==> flow/design.v <==
module Cfu (
    input               cmd_valid,
    output              cmd_ready,
    input      [9:0]    cmd_payload_function_id,
    input      [31:0]   cmd_payload_inputs_0,
    input      [31:0]   cmd_payload_inputs_1,
    output reg          rsp_valid,
    input               rsp_ready,
    output reg [31:0]   rsp_payload_outputs_0,
    input               reset,
    input               clk
);
    wire signed [15:0] prod_0, prod_1, prod_2, prod_3;
    assign prod_0 = ($signed(cmd_payload_inputs_0[7:0])) * $signed(cmd_payload_inputs_1[7:0]);
    assign prod_1 = ($signed(cmd_payload_inputs_0[15:8])) * $signed(cmd_payload_inputs_1[15:8]);
    assign prod_2 = ($signed(cmd_payload_inputs_0[23:16])) * $signed(cmd_payload_inputs_1[23:16]);
    assign prod_3 = ($signed(cmd_payload_inputs_0[31:24])) * $signed(cmd_payload_inputs_1[31:24]);
    wire signed [31:0] sum_prods;
    assign sum_prods = prod_0 + prod_1 + prod_2 + prod_3;
    assign cmd_ready = ~rsp_valid;   
    always @(posedge clk) begin
        if (reset) begin
            rsp_payload_outputs_0 <= 32'b0;
            rsp_valid <= 1'b0;
        end else if (rsp_valid) begin
                rsp_valid <= ~rsp_ready;
            end else if (cmd_valid) begin
                    rsp_valid <= 1'b1;
                    rsp_payload_outputs_0 <= |cmd_payload_function_id[9:3]
                        ? 32'b0
                        : rsp_payload_outputs_0 + sum_prods;
                end
            end
endmodule
; Tool chain data of Cfu
; The steps from the RTL of Cfu to its reports follow in flow order.
; Lines are those of the file above, counted from 1.
; Cell names lack the library's common part.
; The mark - stands for no value.
[inputs]
design = Cfu
clock = clk
cell_library = sky130hd
lib_corner = tt_025C_1v80

; Word level
; Source: Yosys, flattened and elaborated, memories not mapped. Widths are those after wreduce. Registers that Yosys merges into a memory's read port (data or address) are not register bits. Print and check cells do not count. Equal cells are merged and count once.
[bits]
regBits = 33
latchBits = 0
mem_bits_rw = 0
romBits = 0
clocked_rd_ports_x_width = 0
memories = 0
in_bits = 78
out_inout_bits = 34
[classes]
addsub = 4
n_mul = 4
div_mod_pow = 0
compare = 0
equal = 0
shifts = 0
n_mux = 3
logic = 2
reduce_logical = 2
[ops]
columns = op, n
row1 = multiplier 8 x 8 -> 16 bit, 4
row2 = adder 32 bit, 1
row3 = 2-to-1 mux 32 bit, 1
row4 = adder 18 x 16 -> 19 bit, 1
row5 = adder 17 x 16 -> 18 bit, 1
row6 = adder 16 x 16 -> 17 bit, 1
row7 = OR reduction 7 bit, 1
row8 = NOT 1 bit, 2
row9 = AND reduction 2 bit, 1
row10 = 2-to-1 mux 1 bit, 2

; Longest topological paths
; Yosys ltp: most cells in a row. Word level: on the elaborated netlist, between registers, memories and ports. Mapped: between sequential cells and ports; inverters and the memories' decode and read muxes count.
[depth]
ltp_word = 6
ABC_AREA = 0
depth_mapped = 37
ltp_nobuf = 37

; Netlist
; The flow's flattened synthesis, as Yosys stat reports it; memories are mapped. The netlist is that of the ABC_AREA named above (0 if unset); the other value can give another one.
[synth_totals]
cells = 1481
synth_area_um2 = 13795.7
flip_flops = 33
[by_type]
columns = cell, n
row1 = fa_1, 327
row2 = ha_1, 133
row3 = inv_1, 389
row4 = and2_1, 139
row5 = dfxtp_1, 33
row6 = nand2_1, 132
row7 = xnor2_1, 25
row8 = a21oi_1, 42
row9 = nor2_1, 44
row10 = a21o_1, 20
row11 = xor2_1, 15
row12 = a22oi_1, 15
row13 = nand2b_1, 17
row14 = o21ai_0, 21
row15 = nor2b_1, 14
row16 = o21a_1, 7
row17 = and3_1, 8
row18 = o211ai_1, 6
; Not listed: further types 40, cells in them 94.

; Worst setup path after synthesis
; Path of least setup slack by OpenSTA after synthesis, without wires, with an ideal clock, recovery checks aside; 20% of the period is set as input and as output delay. Where synthesis merged equal registers, the netlist keeps one of their names.
[synth_path]
kind = in2reg
from = input port cmd_payload_inputs_1[8]
to = register rsp_payload_outputs_0[31]
tclk_ns = 12.0
in_delay_ns = 2.400
setup_time_ns = 0.120
launch_ns = 2.400
arrival_time_ns = 10.616
required_time_ns = 11.880
setup_slack_ns = 1.264
path_delay_ns = 8.336
path_stages = 30
synth_period_reached_ns = 10.736
; "path_delay_ns" is the arrival time less input delay plus setup time.
; "path_stages" counts driving pins, that of a launching flip-flop among them; a cell with two outputs on the path counts twice.
; "synth_period_reached_ns" = period - worst setup slack (recovery checks aside). The figure is calculated, with input and output delays left at 20% of the set period.
; The rows between start and end are the longest chain of elaborated cells between them; the timing report does not say that the signal goes this way. Where chains are equally long, one stands for them.
; A line is the first line of the expression or statement that the cell stems from. Yosys adds cells for indexed reads and writes and turns some case tables into memories.
[synth_via]
path_cell_list = and2_1 inv_1 fa_1 fa_1 inv_1 fa_1 fa_1 fa_1 fa_1 fa_1 inv_1 fa_1 inv_1 ha_1 nor3_1 or3_1 o211ai_2 a311o_1 a21oi_2 xnor2_1 ha_1 a21o_1 a211o_1 o22ai_1 inv_1 nand3_1 a21oi_1 or3_1 and3_1 a211o_1
elab_chain_len = 6
[synth_lines]
columns = element, line
row1 = "start, declared", 6  ; input      [31:0]   cmd_payload_inputs_1,
row2 = multiplier 8 x 8 -> 16 bit, 15  ; assign prod_1 = ($signed(cmd_payload_inputs_0[15:8])) * $signed(cmd_payload_inputs_1[15:8]);
row3 = adder 16 x 16 -> 17 bit, 19  ; assign sum_prods = prod_0 + prod_1 + prod_2 + prod_3;
row4 = adder 17 x 16 -> 18 bit, 19
row5 = adder 18 x 16 -> 19 bit, 19
row6 = adder 32 bit, 31  ; : rsp_payload_outputs_0 + sum_prods;
row7 = 2-to-1 mux 32 bit, 29  ; rsp_payload_outputs_0 <= |cmd_payload_function_id[9:3]
row8 = "end, assigned", 23  ; rsp_payload_outputs_0 <= 32'b0;
row9 = "end, assigned", 29
row10 = "end, declared", 9  ; output reg [31:0]   rsp_payload_outputs_0,

; Worst path after layout
; From the final timing report of run A: the path of least setup slack in the routed layout; clock arrival at registers is part of the times.
[layout_path]
kind = in2reg
from = input port cmd_payload_inputs_0[2]
to = register rsp_payload_outputs_0[30]
tclk_ns = 11.6
in_delay_ns = 2.32
setup_time_ns = 0.08
launch_ns = 2.32
arrival_time_ns = 11.35
required_time_ns = 11.79
setup_slack_ns = 0.44
path_stages = 32
; The rows between start and end are the longest chain of elaborated cells between them; the timing report does not say that the signal goes this way. Where chains are equally long, one stands for them.
[layout_via]
path_cell_list = clkdlybuf4s50_1 buf_4 and2_1 fa_1 inv_1 fa_1 fa_1 fa_1 fa_1 inv_1 fa_1 fa_1 fa_1 ha_1 nor2b_1 o21ai_0 a21boi_0 o21ai_1 a21oi_2 o2111ai_1 nand3b_1 xor2_1 ha_1 and3_1 and3_1 nand2_1 o211a_1 a211o_1 a21oi_1 o211ai_1 and3b_1 o31ai_1
elab_chain_len = 6
[layout_lines]
columns = element, line
row1 = "start, declared", 5  ; input      [31:0]   cmd_payload_inputs_0,
row2 = multiplier 8 x 8 -> 16 bit, 14  ; assign prod_0 = ($signed(cmd_payload_inputs_0[7:0])) * $signed(cmd_payload_inputs_1[7:0]);
row3 = adder 16 x 16 -> 17 bit, 19  ; assign sum_prods = prod_0 + prod_1 + prod_2 + prod_3;
row4 = adder 17 x 16 -> 18 bit, 19
row5 = adder 18 x 16 -> 19 bit, 19
row6 = adder 32 bit, 31  ; : rsp_payload_outputs_0 + sum_prods;
row7 = 2-to-1 mux 32 bit, 29  ; rsp_payload_outputs_0 <= |cmd_payload_function_id[9:3]
row8 = "end, assigned", 23  ; rsp_payload_outputs_0 <= 32'b0;
row9 = "end, assigned", 29
row10 = "end, declared", 9  ; output reg [31:0]   rsp_payload_outputs_0,

Memo
Re: implementation data of Cfu

2 stored runs of Cfu in the flow (synthesis by Yosys, layout by OpenROAD, sky130hd cells), in arbitrary order. Constraints: input delay and output delay 20% of the set period each, output load 0.01 pF.
"worst_path_time_ns" = time allowed to the worst setup path (clock period - input delay - output delay, where it has them) - its slack; a late launch clock adds to it, a late capture clock takes from it.

# run A
==> flow/run.sh <==
#!/bin/bash
# the make line also repeats the synthesis and layout settings of config.mk as NAME=value (left out here)
make -C /OpenROAD-flow-scripts/flow DESIGN_CONFIG=/design/flow/config.mk WORK_HOME=/design/flow/orfs CLKGATE_MAP_FILE= finish
==> flow/config.mk <==
export PLATFORM = sky130hd
export DESIGN_NAME = Cfu
export DESIGN_NICKNAME = Cfu
export VERILOG_FILES = /design/flow/design.v
export SDC_FILE = /design/flow/constraint.sdc
export NUM_CORES = 4
export LEC_CHECK = 0
export CAP_MARGIN = 20
export CORE_MARGIN = 2
export CORE_UTILIZATION = 40
export SLEW_MARGIN = 20
==> flow/constraint.sdc <==
create_clock -name core_clock -period 11.6 [get_ports {clk}]
set_input_delay 2.3200 -clock core_clock [delete_from_list [all_inputs] [get_ports {clk}]]
set_output_delay 2.3200 -clock core_clock [all_outputs]
set_load 0.01 [all_outputs]

==> run A: results <==
util_frac=0.459
design_die_area_um2=35991.8
synthArea_um2=13795.7
worst_setup_slack_ns=0.441
worst_path_time_ns=8.84
worst_setup_path_type="in2reg"
fin_hold_ws_ns=0.479
setup_tns_ns=0.000

# run B
==> flow/run.sh <==
#!/bin/bash
# the make line also repeats the synthesis and layout settings of config.mk as NAME=value (left out here)
make -C /OpenROAD-flow-scripts/flow DESIGN_CONFIG=/design/flow/config.mk WORK_HOME=/design/flow/orfs CLKGATE_MAP_FILE= finish
==> flow/config.mk <==
export PLATFORM = sky130hd
export DESIGN_NAME = Cfu
export DESIGN_NICKNAME = Cfu
export VERILOG_FILES = /design/flow/design.v
export SDC_FILE = /design/flow/constraint.sdc
export NUM_CORES = 4
export LEC_CHECK = 0
export ABC_AREA = 1
export CAP_MARGIN = 20
export CELL_PAD_IN_SITES_DETAIL_PLACEMENT = 2
export CORE_MARGIN = 2
export CORE_UTILIZATION = 44
export MAX_ROUTING_LAYER = met5
export MIN_ROUTING_LAYER = met2
export SETUP_SLACK_MARGIN = -0.59
export SLEW_MARGIN = 30
export TNS_END_PERCENT = 25
==> flow/constraint.sdc <==
create_clock -name core_clock -period 12.0 [get_ports {clk}]
set_input_delay 2.4000 -clock core_clock [delete_from_list [all_inputs] [get_ports {clk}]]
set_output_delay 2.4000 -clock core_clock [all_outputs]
set_load 0.01 [all_outputs]

==> run B: results <==
util_frac=0.495
design_die_area_um2=35492.7
synthArea_um2=14960.6
worst_setup_slack_ns=-0.505
worst_path_time_ns=10.10
worst_setup_path_type="in2reg"
fin_hold_ws_ns=0.497
setup_tns_ns=-3.285
